==> flow/design.v <==
module values (
    input logic       clk,
    input logic       rst_n,       
    input logic       newframe,   
    input logic [5:0] pixel,       
    input logic [63:0] seed,       
    output logic [7:0] read_data,
    output logic [63:0] debug_grid  
);
    logic [63:0] current_state;
    logic [63:0] next_state;
    logic [31:0] frame_counter;    
    logic update_frame;            
    always_ff @(posedge clk) begin
        if (!rst_n) begin
            current_state <= seed;   
        end else if (newframe) begin
            current_state <= next_state;
        end
    end
    assign debug_grid = current_state;
always_comb begin 
    integer x_offset, y_offset;
    logic [5:0] neighbor_count[64];
    next_state = 64'b0;
    if (newframe) begin
        int neighbor_counter;
        logic [2:0] row;
        logic [2:0] col;
        logic is_alive;
        logic becomes_alive;
        for (int i = 0; i < 64; i++) begin
            neighbor_counter = 0;
            row = i / 8;  
            col = i % 8;   
            for (x_offset = -1; x_offset <= 1; x_offset = x_offset + 1) begin
                for (y_offset = -1; y_offset <= 1; y_offset = y_offset + 1) begin
                    if (!(x_offset == 0 && y_offset == 0)) begin
                        logic [5:0] neighbor_index;
                        logic [2:0] new_row, new_col;
                        if ((row + x_offset >= 0) && (row + x_offset < 8) &&
                            (col + y_offset >= 0) && (col + y_offset < 8)) begin
                            new_row = row + x_offset;
                            new_col = col + y_offset;
                            neighbor_index = new_row * 8 + new_col;
                            if (current_state[neighbor_index]) begin
                                neighbor_counter = neighbor_counter + 1;
                            end
                        end
                        else begin
                            neighbor_index =0;
                            new_row = 0;
                            new_col = 0;
                        end
                    end
                end
            end
            is_alive = current_state[i];
            becomes_alive = (is_alive && (neighbor_counter == 2 || neighbor_counter == 3)) ||
                (!is_alive && (neighbor_counter == 3));
            next_state[i] = becomes_alive;
        end
    end
    else begin
        next_state = current_state;  
        x_offset = 0;
        y_offset = 0;
    end
end
always_comb begin
    if (current_state[pixel]) begin
        read_data = 8'hFF;  
    end else begin
        read_data = 8'h00;  
    end
end
endmodule
module ws2812b(
    input logic clk, 
    input logic rst_n,
    input logic serial_in, 
    input logic transmit, 
    output logic ws2812b_out, 
    output logic shift
);
    localparam IDLE = 1'b0;  
    localparam TRANSMITTING = 1'b1;
    localparam T0_CYCLE_COUNT = 4'd5;
    localparam T1_CYCLE_COUNT = 4'd10;
    localparam MAX_CYCLE_COUNT = 4'd15;
    logic state;
    logic [3:0] cycle_count;
    logic bit_being_sent;
    always_ff @(posedge clk) begin
        if (!rst_n) begin
            state <= IDLE;
            cycle_count <= 4'd0;
            bit_being_sent <= 1'b0;
        end else
        unique case (state)
            IDLE:
                if (transmit == 1'b1) begin
                    state <= TRANSMITTING;  
                    cycle_count <= 4'd0;  
                    bit_being_sent <= serial_in;
                end
            TRANSMITTING:  
                if (transmit == 1'b0) begin
                    state <= IDLE;  
                end
                else if (cycle_count == MAX_CYCLE_COUNT - 1) begin  
                    cycle_count <= 4'd0;
                    bit_being_sent <= serial_in;
                end
                else begin
                    cycle_count <= cycle_count + 1;
                end
        endcase
    end
    always_comb begin
        if (state == TRANSMITTING)
            if (bit_being_sent == 1'b0)  
                ws2812b_out = (cycle_count < T0_CYCLE_COUNT);  
            else
                ws2812b_out = (cycle_count < T1_CYCLE_COUNT);  
        else
            ws2812b_out = 1'b0;  
    end
    assign shift = (state == TRANSMITTING) && (cycle_count == 4'd0);  
endmodule
module controller (
    input logic clk, 
    input logic rst_n,
    output logic load_sreg, 
    output logic transmit_pixel, 
    output logic [5:0] pixel, 
    output logic newframe
);
    localparam TRANSMIT_FRAME       = 1'b0;
    localparam IDLE                 = 1'b1;
    localparam [2:0] READ_CH_VALS   = 3'b001;
    localparam [2:0] LOAD_SREG      = 3'b010;
    localparam [2:0] TRANSMIT_PIXEL = 3'b100;
    localparam [8:0] TRANSMIT_CYCLES    = 9'd360;        
    localparam [19:0] IDLE_CYCLES       = 20'd3600;      
    logic state;
    logic next_state;
    logic [2:0] transmit_phase;
    logic [2:0] next_transmit_phase;
    logic [5:0] pixel_counter;
    logic [5:0] frame_counter;  
    logic [8:0] transmit_counter;
    logic [19:0] idle_counter;
    logic transmit_pixel_done;
    logic idle_done;
    assign transmit_pixel_done = (transmit_counter == TRANSMIT_CYCLES - 1);
    assign idle_done = (idle_counter == IDLE_CYCLES - 1);
    always_ff @(posedge clk) begin
        if (!rst_n) begin
            state <= TRANSMIT_FRAME;
            transmit_phase <= READ_CH_VALS;
        end else begin
            state <= next_state;
            transmit_phase <= next_transmit_phase;
        end
    end
    always_comb begin
        next_state = 1'bx;
        unique case (state)
            TRANSMIT_FRAME:
                if ((pixel_counter == 6'd0) && (transmit_pixel_done))
                    next_state = IDLE;
                else
                    next_state = TRANSMIT_FRAME;
            IDLE:
                if (idle_done)
                    next_state = TRANSMIT_FRAME;
                else
                    next_state = IDLE;
        endcase
    end
    always_comb begin
        next_transmit_phase = READ_CH_VALS;
        if (state == TRANSMIT_FRAME) begin
            case (transmit_phase)
                READ_CH_VALS:
                    next_transmit_phase = LOAD_SREG;
                LOAD_SREG:
                    next_transmit_phase = TRANSMIT_PIXEL;
                TRANSMIT_PIXEL:
                    next_transmit_phase = transmit_pixel_done ? READ_CH_VALS : TRANSMIT_PIXEL;
            endcase
        end
    end
    always_ff @(posedge clk) begin
        if (!rst_n) begin
            pixel_counter <= 6'd63;
        end else if ((state == TRANSMIT_FRAME) && transmit_pixel_done) begin
            pixel_counter <= pixel_counter - 1;
        end
    end
    always_ff @(posedge clk) begin
        if (!rst_n) begin
            newframe <= 1'b0;
            frame_counter <= 6'd0;
        end else if (idle_done) begin
            if (frame_counter == 6'd1) begin
                newframe <= 1'b1;
                frame_counter <= 6'd0;
            end else begin
                newframe <= 1'b0;
                frame_counter <= frame_counter + 6'd1;
            end
        end else begin
            newframe <= 1'b0;
        end
    end
    always_ff @(posedge clk) begin
        if (!rst_n) begin
            transmit_counter <= 9'd0;
        end else if (transmit_phase == TRANSMIT_PIXEL) begin
            transmit_counter <= transmit_counter + 1;
        end
        else begin
            transmit_counter <= 9'd0;
        end
    end
    always_ff @(posedge clk) begin
        if (!rst_n) begin
            idle_counter <= 20'd0;
        end else if (state == IDLE) begin
            idle_counter <= idle_counter + 1;
        end
        else begin
            idle_counter <= 20'd0;
        end
    end
    assign pixel = pixel_counter;
    assign load_sreg = (transmit_phase == LOAD_SREG);
    assign transmit_pixel = (transmit_phase == TRANSMIT_PIXEL);
endmodule
module top(
    input logic     clk, 
    input logic     SW, 
    input logic     BOOT, 
    input logic [63:0] seed,
    output logic    _48b, 
    output logic    _45a
);
    logic [7:0] read_data;
    logic [5:0] pixel;
    logic newframe; 
    logic [23:0] shift_reg;  
    logic load_sreg;
    logic transmit_pixel;
    logic shift; 
    logic ws2812b_out;
    logic [63:0] pixel_control;
    logic [63:0] next_pixel_control;  
    logic [5:0] pixel_index;  
    logic [1:0] flipper;  
    values u1 (
        .clk         (clk), 
        .rst_n       (SW),  
        .newframe    (newframe), 
        .pixel        (pixel),
        .seed        (seed),
        .read_data     (read_data),
        .debug_grid  ()
    );
    ws2812b u4 (  
        .clk            (clk), 
        .rst_n          (SW),
        .serial_in      (shift_reg[23]),  
        .transmit       (transmit_pixel),  
        .ws2812b_out    (ws2812b_out), 
        .shift          (shift)
    );
    controller u5 (
        .clk            (clk), 
        .rst_n          (SW),
        .load_sreg      (load_sreg), 
        .transmit_pixel (transmit_pixel), 
        .pixel          (pixel),  
        .newframe          (newframe)  
    );
    always_ff @(posedge clk) begin
        if (!SW) begin
            flipper = 2'b00;
            shift_reg <= 24'd0;
        end else begin
        if(newframe) begin
            flipper = flipper + 1;
            if (flipper == 2'b11) begin
                flipper = 2'b00;
            end
        end
        if (load_sreg) begin  
            unique case (flipper)
                2'b00:
                    shift_reg <= { read_data, 16'd0 };
                2'b01:
                    shift_reg <= { 8'd0, read_data, 8'd0 };
                2'b10:
                    shift_reg <= { 16'd0, read_data };
                2'b11:  
                    shift_reg <= { 16'd0, read_data };
            endcase
        end
        else if (shift) begin
            shift_reg <= { shift_reg[22:0], 1'b0 }; 
        end
        end
    end
    assign _48b = ws2812b_out;  
    assign _45a = ~ws2812b_out;  
endmodule
Hand-over note for top

### Reports on top

Tool output for the design above before and after an edit, in the order of the flow.
Lines under "original" count in the file above, lines under "edited" in the edited file.
"change" is "edited" less "original", of the values as shown; "rel. change" is that difference over "original", in percent.
Operators: Yosys type, input widths -> output width; for muxes data width and select width s.
Library cell names are shortened.
Not given: n/a

* top module: top
* clock input: clk
* cell library: sky130hd
* timing corner: tt_025C_1v80

### Diff

Unified diff, file above to edited file.
A script made this edit. It changes what the design does and was not meant as an optimisation.

```diff
@@ -121,5 +121,5 @@
         if (state == TRANSMITTING)
             if (bit_being_sent == 1'b0)  
-                ws2812b_out = (cycle_count < T0_CYCLE_COUNT);  
+                ws2812b_out = (cycle_count >= T0_CYCLE_COUNT);  
             else
                 ws2812b_out = (cycle_count < T1_CYCLE_COUNT);  
```

### Elaborated design

Source: Yosys, flattened and elaborated, memories not mapped. Widths are those after wreduce. Registers that Yosys merges into a memory's read port (data or address) are not register bits. Print and check cells do not count. Equal cells are merged and count once.

Word-level totals
* register bits: original 142, edited 142, change 0, rel. change 0.00%
* input port bits: original 67, edited 67, change 0, rel. change 0.00%

Cells by class
* add/sub/neg operators: original 365, edited 365, change 0, rel. change 0.00%
* magnitude comparators: original 2, edited 2, change 0, rel. change 0.00%
* equality and inequality tests: original 143, edited 143, change 0, rel. change 0.00%
* shift operators: original 1, edited 1, change 0, rel. change 0.00%
* mux-type cells: original 870, edited 870, change 0, rel. change 0.00%
* bitwise logic cells: original 4, edited 4, change 0, rel. change 0.00%
* reduce/logical cells: original 334, edited 334, change 0, rel. change 0.00%

Operators by type and width
* $lt 4x3->1 const B: original 1, edited 0, change -1, rel. change -100.00%
* $ge 4x3->1 const B: original 0, edited 1, change +1

Operator kinds equal on both sides are left out: 45.

### Logic depth

Longest topological path by Yosys (ltp), each cell counted once; first at word level (registers and memories cut), then after technology mapping (sequential cells cut; the memories' decode and read muxes count).

Logic depth
* depth after elaboration: original 29, edited 29, change 0, rel. change 0.00%
* ABC_AREA: original 0, edited 0
* depth in mapped cells: original 24, edited 25, change +1, rel. change +4.17%
* mapped depth without buffers: original 23, edited 23, change 0, rel. change 0.00%

### Synthesis result

Source: synth_stat.txt of the flow (Yosys; design flattened, memories mapped). It holds for the ABC_AREA given above (unset counts as 0); a run with the other value may have another netlist.

Cell types
* nand2_1: original 408, edited 371, change -37, rel. change -9.07%
* nand2b_1: original 36, edited 68, change +32, rel. change +88.89%
* a21oi_1: original 154, edited 132, change -22, rel. change -14.29%
* xnor2_2: original 41, edited 22, change -19, rel. change -46.34%
* nor2_1: original 215, edited 198, change -17, rel. change -7.91%
* inv_1: original 177, edited 160, change -17, rel. change -9.60%
* xor2_1: original 181, edited 197, change +16, rel. change +8.84%
* o21ai_0: original 160, edited 145, change -15, rel. change -9.38%
* clkbuf_1: original 72, edited 84, change +12, rel. change +16.67%
* xnor2_1: original 264, edited 275, change +11, rel. change +4.17%
* o211ai_1: original 22, edited 33, change +11, rel. change +50.00%
* inv_2: original 16, edited 26, change +10, rel. change +62.50%
* or3_1: original 24, edited 15, change -9, rel. change -37.50%
* o21ai_1: original 10, edited 1, change -9, rel. change -90.00%
* buf_2: original 58, edited 50, change -8, rel. change -13.79%
* buf_4: original 21, edited 13, change -8, rel. change -38.10%
* o32ai_1: original 16, edited 8, change -8, rel. change -50.00%
* and4_1: original 2, edited 10, change +8, rel. change +400.00%

Cell types equal on both sides are left out: 12.
Not every row of either side is listed.

Mapped netlist
* cell count: original 3347, edited 3272, change -75, rel. change -2.24%
* chip area (Yosys) (um2): original 26464.1, edited 26037.5, change -426.6, rel. change -1.61%
* mapped flip-flops: original 142, edited 142, change 0, rel. change 0.00%
* buffers: original 180, edited 170, change -10, rel. change -5.56%

By module: a second synthesis without flattening, with its own total; a netlist apart from the flattened one above.

Unflattened totals
* cell total of the unflattened synthesis: original 3331, edited 3333, change +2, rel. change +0.06%
* area total of the unflattened synthesis (um2): original 26753.2, edited 26763.2, change +10.0, rel. change +0.04%

Rows give one instance, submodules left out.

Modules, original
* values: instances 1, cells 2950, area 23232.3 um2
* controller: instances 1, cells 236, area 2087.0 um2
* top: instances 1, cells 105, area 1084.8 um2
* ws2812b: instances 1, cells 40, area 349.1 um2

Modules, edited
* values: instances 1, cells 2950, area 23232.3 um2
* controller: instances 1, cells 236, area 2087.0 um2
* top: instances 1, cells 105, area 1084.8 um2
* ws2812b: instances 1, cells 42, area 359.1 um2

### Worst setup path after synthesis

OpenSTA on the mapped netlist: ideal clock, no wires. The path of least setup slack (recovery checks aside). Input and output delay are each 20% of the period. Register names are those of the netlist, which keeps one name where synthesis merged equal registers.

Path after synthesis
* path kind: original flip-flop to flip-flop, edited flip-flop to flip-flop
* from: original reg u1.current_state[41], edited reg u1.current_state[10]
* to: original reg u1.current_state[49], edited reg u1.current_state[19]
* clock period (ps): original 10000, edited 10000, change 0, rel. change 0.00%
* library setup time (ps): original 149, edited 180, change +31
* arrival time (ps): original 4670, edited 4633, change -37, rel. change -0.79%
* data required time (ps): original 9851, edited 9820, change -31, rel. change -0.31%
* path slack (ps): original 5181, edited 5187, change +6
* delay of the path (ps): original 4819, edited 4813, change -6, rel. change -0.12%
* driving pins on the path: original 24, edited 21, change -3, rel. change -12.50%
* synthesis period reached (ps): original 4819, edited 4813, change -6, rel. change -0.12%

"delay of the path" is the arrival time less input delay plus setup time.
"driving pins on the path": output pins that drive a net of the path, with the launching flip-flop's if there is one; two outputs of one cell count as two.
"synthesis period reached" = period - worst setup slack (recovery checks aside). The figure is calculated, with input and output delays left at 20% of the set period.
Between the ends stands the longest chain of elaborated cells between them, by number of cells; it is not shown to be the way that was timed. Of several equally long chains one is given.
A line is the first line of the expression or statement that the cell stems from. Yosys adds cells for indexed reads and writes and turns some case tables into memories.

On the way, after synthesis, original:
* path through: edfxtp_1 -> clkbuf_1 -> inv_1 -> ha_1 -> buf_4 -> xor2_4 -> ha_1 -> nand2_1 -> o31ai_1 -> ha_1 -> nand2b_1 -> nand2_1 -> inv_1 -> ha_1 -> a22o_1 -> ha_1 -> mux2i_1 -> inv_1 -> ha_1 -> nand2_1 -> a221o_1 -> o31a_1 -> a2111oi_2 -> a2bb2oi_1
* length of the longest elaborated chain: 26
* elaborated cells on any way between the ends: 28
* those cells by class: add/sub (6); eq/ne (2); mux (16); reduce/logical (4)

RTL lines, path after synthesis, original
* start: declaration: line 10 `logic [63:0] current_state;`
* start: assignment: line 16 `current_state <= seed;`
* start: assignment: line 18 `current_state <= next_state;`
* $mux 32: line 46 `if (current_state[neighbor_index]) begin`
* $mux 32: line 26 `if (newframe) begin`
* $add 32x2->32: line 47 `neighbor_counter = neighbor_counter + 1;`
* $mux 32: line 46
* $mux 32: line 26
* $add 32x2->32: line 47
* $mux 32: line 46
* [... 12 more ...]
* $mux 32: line 26
* $eq 32x3->1: line 59 `becomes_alive = (is_alive && (neighbor_counter == 2 || neighbor_counter == 3)) ||`
* $logic_or 1x1->1: line 59
* $logic_and 1x1->1: line 59
* $logic_or 1x1->1: line 59
* $mux 64: line 17 `end else if (newframe) begin`
* $mux 64: line 15 `if (!rst_n) begin`
* end: assignment: line 16
* end: assignment: line 18
* end: declaration: line 10

On the way, after synthesis, edited:
* path through: edfxtp_1 -> buf_2 -> clkinv_1 -> ha_1 -> clkbuf_1 -> xor2_1 -> ha_1 -> nand2_1 -> o31ai_1 -> ha_1 -> mux2_2 -> ha_1 -> mux2_2 -> ha_1 -> mux2_2 -> ha_1 -> nand2_1 -> xor2_1 -> xnor2_1 -> o21ai_0 -> o41ai_2
* length of the longest elaborated chain: 29
* elaborated cells on any way between the ends: 31
* those cells by class: add/sub (7); eq/ne (2); mux (18); reduce/logical (4)

RTL lines, path after synthesis, edited
* start: declaration: line 10 `logic [63:0] current_state;`
* start: assignment: line 16 `current_state <= seed;`
* start: assignment: line 18 `current_state <= next_state;`
* $mux 1: line 46 `if (current_state[neighbor_index]) begin`
* $mux 32: line 26 `if (newframe) begin`
* $add 32x2->32: line 47 `neighbor_counter = neighbor_counter + 1;`
* $mux 32: line 46
* $mux 32: line 26
* $add 32x2->32: line 47
* $mux 32: line 46
* [... 15 more ...]
* $mux 32: line 26
* $eq 32x3->1: line 59 `becomes_alive = (is_alive && (neighbor_counter == 2 || neighbor_counter == 3)) ||`
* $logic_or 1x1->1: line 59
* $logic_and 1x1->1: line 59
* $logic_or 1x1->1: line 59
* $mux 64: line 17 `end else if (newframe) begin`
* $mux 64: line 15 `if (!rst_n) begin`
* end: assignment: line 16
* end: assignment: line 18
* end: declaration: line 10

### Worst path after layout

Path of least setup slack in the final report of the runs of pair 1 (OpenROAD, finished layout, wires in). Where an end is a register, its clock arrival counts in the times.
The report prints the path's times to 10 ps; the period is as set.

Path post-layout
* path kind: original flip-flop to flip-flop, edited flip-flop to flip-flop
* from: original reg u1.current_state[11], edited reg u1.current_state[12]
* to: original reg u1.current_state[19], edited reg u1.current_state[21]
* clock period (ps): original 5960, edited 5960, change 0, rel. change 0.00%
* library setup time (ps): original 170, edited 190, change +20
* arrival time (ps): original 5450, edited 5390, change -60, rel. change -1.10%
* data required time (ps): original 6300, edited 6250, change -50, rel. change -0.79%
* path slack (ps): original 850, edited 850, change 0
* driving pins on the path: original 23, edited 21, change -2, rel. change -8.70%

Between the ends stands the longest chain of elaborated cells between them, by number of cells; it is not shown to be the way that was timed. Of several equally long chains one is given.

On the way, post-layout, original:
* path through: edfxtp_1 -> inv_1 -> ha_1 -> xor2_1 -> ha_1 -> nand2_1 -> nand2_1 -> ha_1 -> o21ai_0 -> inv_1 -> ha_1 -> nand2_1 -> o21ai_0 -> ha_1 -> mux2_2 -> ha_1 -> nand2_1 -> xnor2_1 -> xnor2_1 -> xnor2_1 -> nor3_1 -> o21ai_0 -> o32ai_1
* length of the longest elaborated chain: 26
* elaborated cells on any way between the ends: 28
* those cells by class: add/sub (6); eq/ne (2); mux (16); reduce/logical (4)

RTL lines, path post-layout, original
* start: declaration: line 10 `logic [63:0] current_state;`
* start: assignment: line 16 `current_state <= seed;`
* start: assignment: line 18 `current_state <= next_state;`
* $mux 32: line 46 `if (current_state[neighbor_index]) begin`
* $mux 32: line 26 `if (newframe) begin`
* $add 32x2->32: line 47 `neighbor_counter = neighbor_counter + 1;`
* $mux 32: line 46
* $mux 32: line 26
* $add 32x2->32: line 47
* $mux 32: line 46
* [... 12 more ...]
* $mux 32: line 26
* $eq 32x3->1: line 59 `becomes_alive = (is_alive && (neighbor_counter == 2 || neighbor_counter == 3)) ||`
* $logic_or 1x1->1: line 59
* $logic_and 1x1->1: line 59
* $logic_or 1x1->1: line 59
* $mux 64: line 17 `end else if (newframe) begin`
* $mux 64: line 15 `if (!rst_n) begin`
* end: assignment: line 16
* end: assignment: line 18
* end: declaration: line 10

On the way, post-layout, edited:
* path through: edfxtp_1 -> inv_1 -> ha_1 -> xor2_1 -> ha_1 -> nand2b_1 -> o21a_1 -> ha_1 -> nand2_1 -> nand2_1 -> ha_1 -> nor2_1 -> a31oi_1 -> ha_1 -> nand2_1 -> nand2_1 -> ha_1 -> nand3_1 -> o41ai_1 -> nor3_1 -> o41ai_1
* length of the longest elaborated chain: 29
* elaborated cells on any way between the ends: 31
* those cells by class: add/sub (7); eq/ne (2); mux (18); reduce/logical (4)

RTL lines, path post-layout, edited
* start: declaration: line 10 `logic [63:0] current_state;`
* start: assignment: line 16 `current_state <= seed;`
* start: assignment: line 18 `current_state <= next_state;`
* $mux 1: line 46 `if (current_state[neighbor_index]) begin`
* $mux 32: line 26 `if (newframe) begin`
* $add 32x2->32: line 47 `neighbor_counter = neighbor_counter + 1;`
* $mux 32: line 46
* $mux 32: line 26
* $add 32x2->32: line 47
* $mux 32: line 46
* [... 15 more ...]
* $mux 32: line 26
* $eq 32x3->1: line 59 `becomes_alive = (is_alive && (neighbor_counter == 2 || neighbor_counter == 3)) ||`
* $logic_or 1x1->1: line 59
* $logic_and 1x1->1: line 59
* $logic_or 1x1->1: line 59
* $mux 64: line 17 `end else if (newframe) begin`
* $mux 64: line 15 `if (!rst_n) begin`
* end: assignment: line 16
* end: assignment: line 18
* end: declaration: line 10

### Layout results

Both versions went through the flow (Yosys, OpenROAD) with the same settings in each pair. Constraints: input delay and output delay 20% of the set period each, output load 0.01 pF.

Flow settings, pair 1:
* CORE_UTILIZATION: 40
* period_ns: 5.96
* CAP_MARGIN: 20
* CORE_MARGIN: 2
* SLEW_MARGIN: 20

Results, pair 1
* area of the synthesized netlist (um2): original 26464.1, edited 26037.5, change -426.6, rel. change -1.61%
* total die area (um2): original 68233.3, edited 67150.9, change -1082.4, rel. change -1.59%
* std-cell area (final layout) (um2): original 28423.5, edited 28010.6, change -412.9, rel. change -1.45%
* utilization in the final report (%): original 43.3, edited 43.5, change +0.2
* lowest setup slack (ps): original 846, edited 855, change +9
* sum of negative setup slack (ps): original 0, edited 0, change 0
* clock period achieved (ps): original 5114, edited 5105, change -9, rel. change -0.18%

Flow settings, pair 2:
* CELL_PAD_IN_SITES_DETAIL_PLACEMENT: 1
* CORE_ASPECT_RATIO: 1.56
* CORE_UTILIZATION: 15
* CTS_CLUSTER_SIZE: 29
* GPL_TIMING_DRIVEN: 1
* MIN_ROUTING_LAYER: met1
* SETUP_SLACK_MARGIN: 0.98
* SLEW_MARGIN: 0
* period_ns: 6.04
* CAP_MARGIN: 20
* CORE_MARGIN: 2

Results, pair 2
* area of the synthesized netlist (um2): original 26464.1, edited 26037.5, change -426.6, rel. change -1.61%
* total die area (um2): original 179887.0, edited 177016.0, change -2871.0, rel. change -1.60%
* std-cell area (final layout) (um2): original 30783.3, edited 30280.3, change -503.0, rel. change -1.63%
* utilization in the final report (%): original 17.6, edited 17.5, change -0.1
* lowest setup slack (ps): original 1200, edited 1177, change -23
* sum of negative setup slack (ps): original 0, edited 0, change 0
* clock period achieved (ps): original 4840, edited 4863, change +23, rel. change +0.48%

"clock period achieved" is the run's clock period less its worst setup slack. It is reckoned from that one timing run; input and output delays stay at 20% of the period that was set.

End of note.
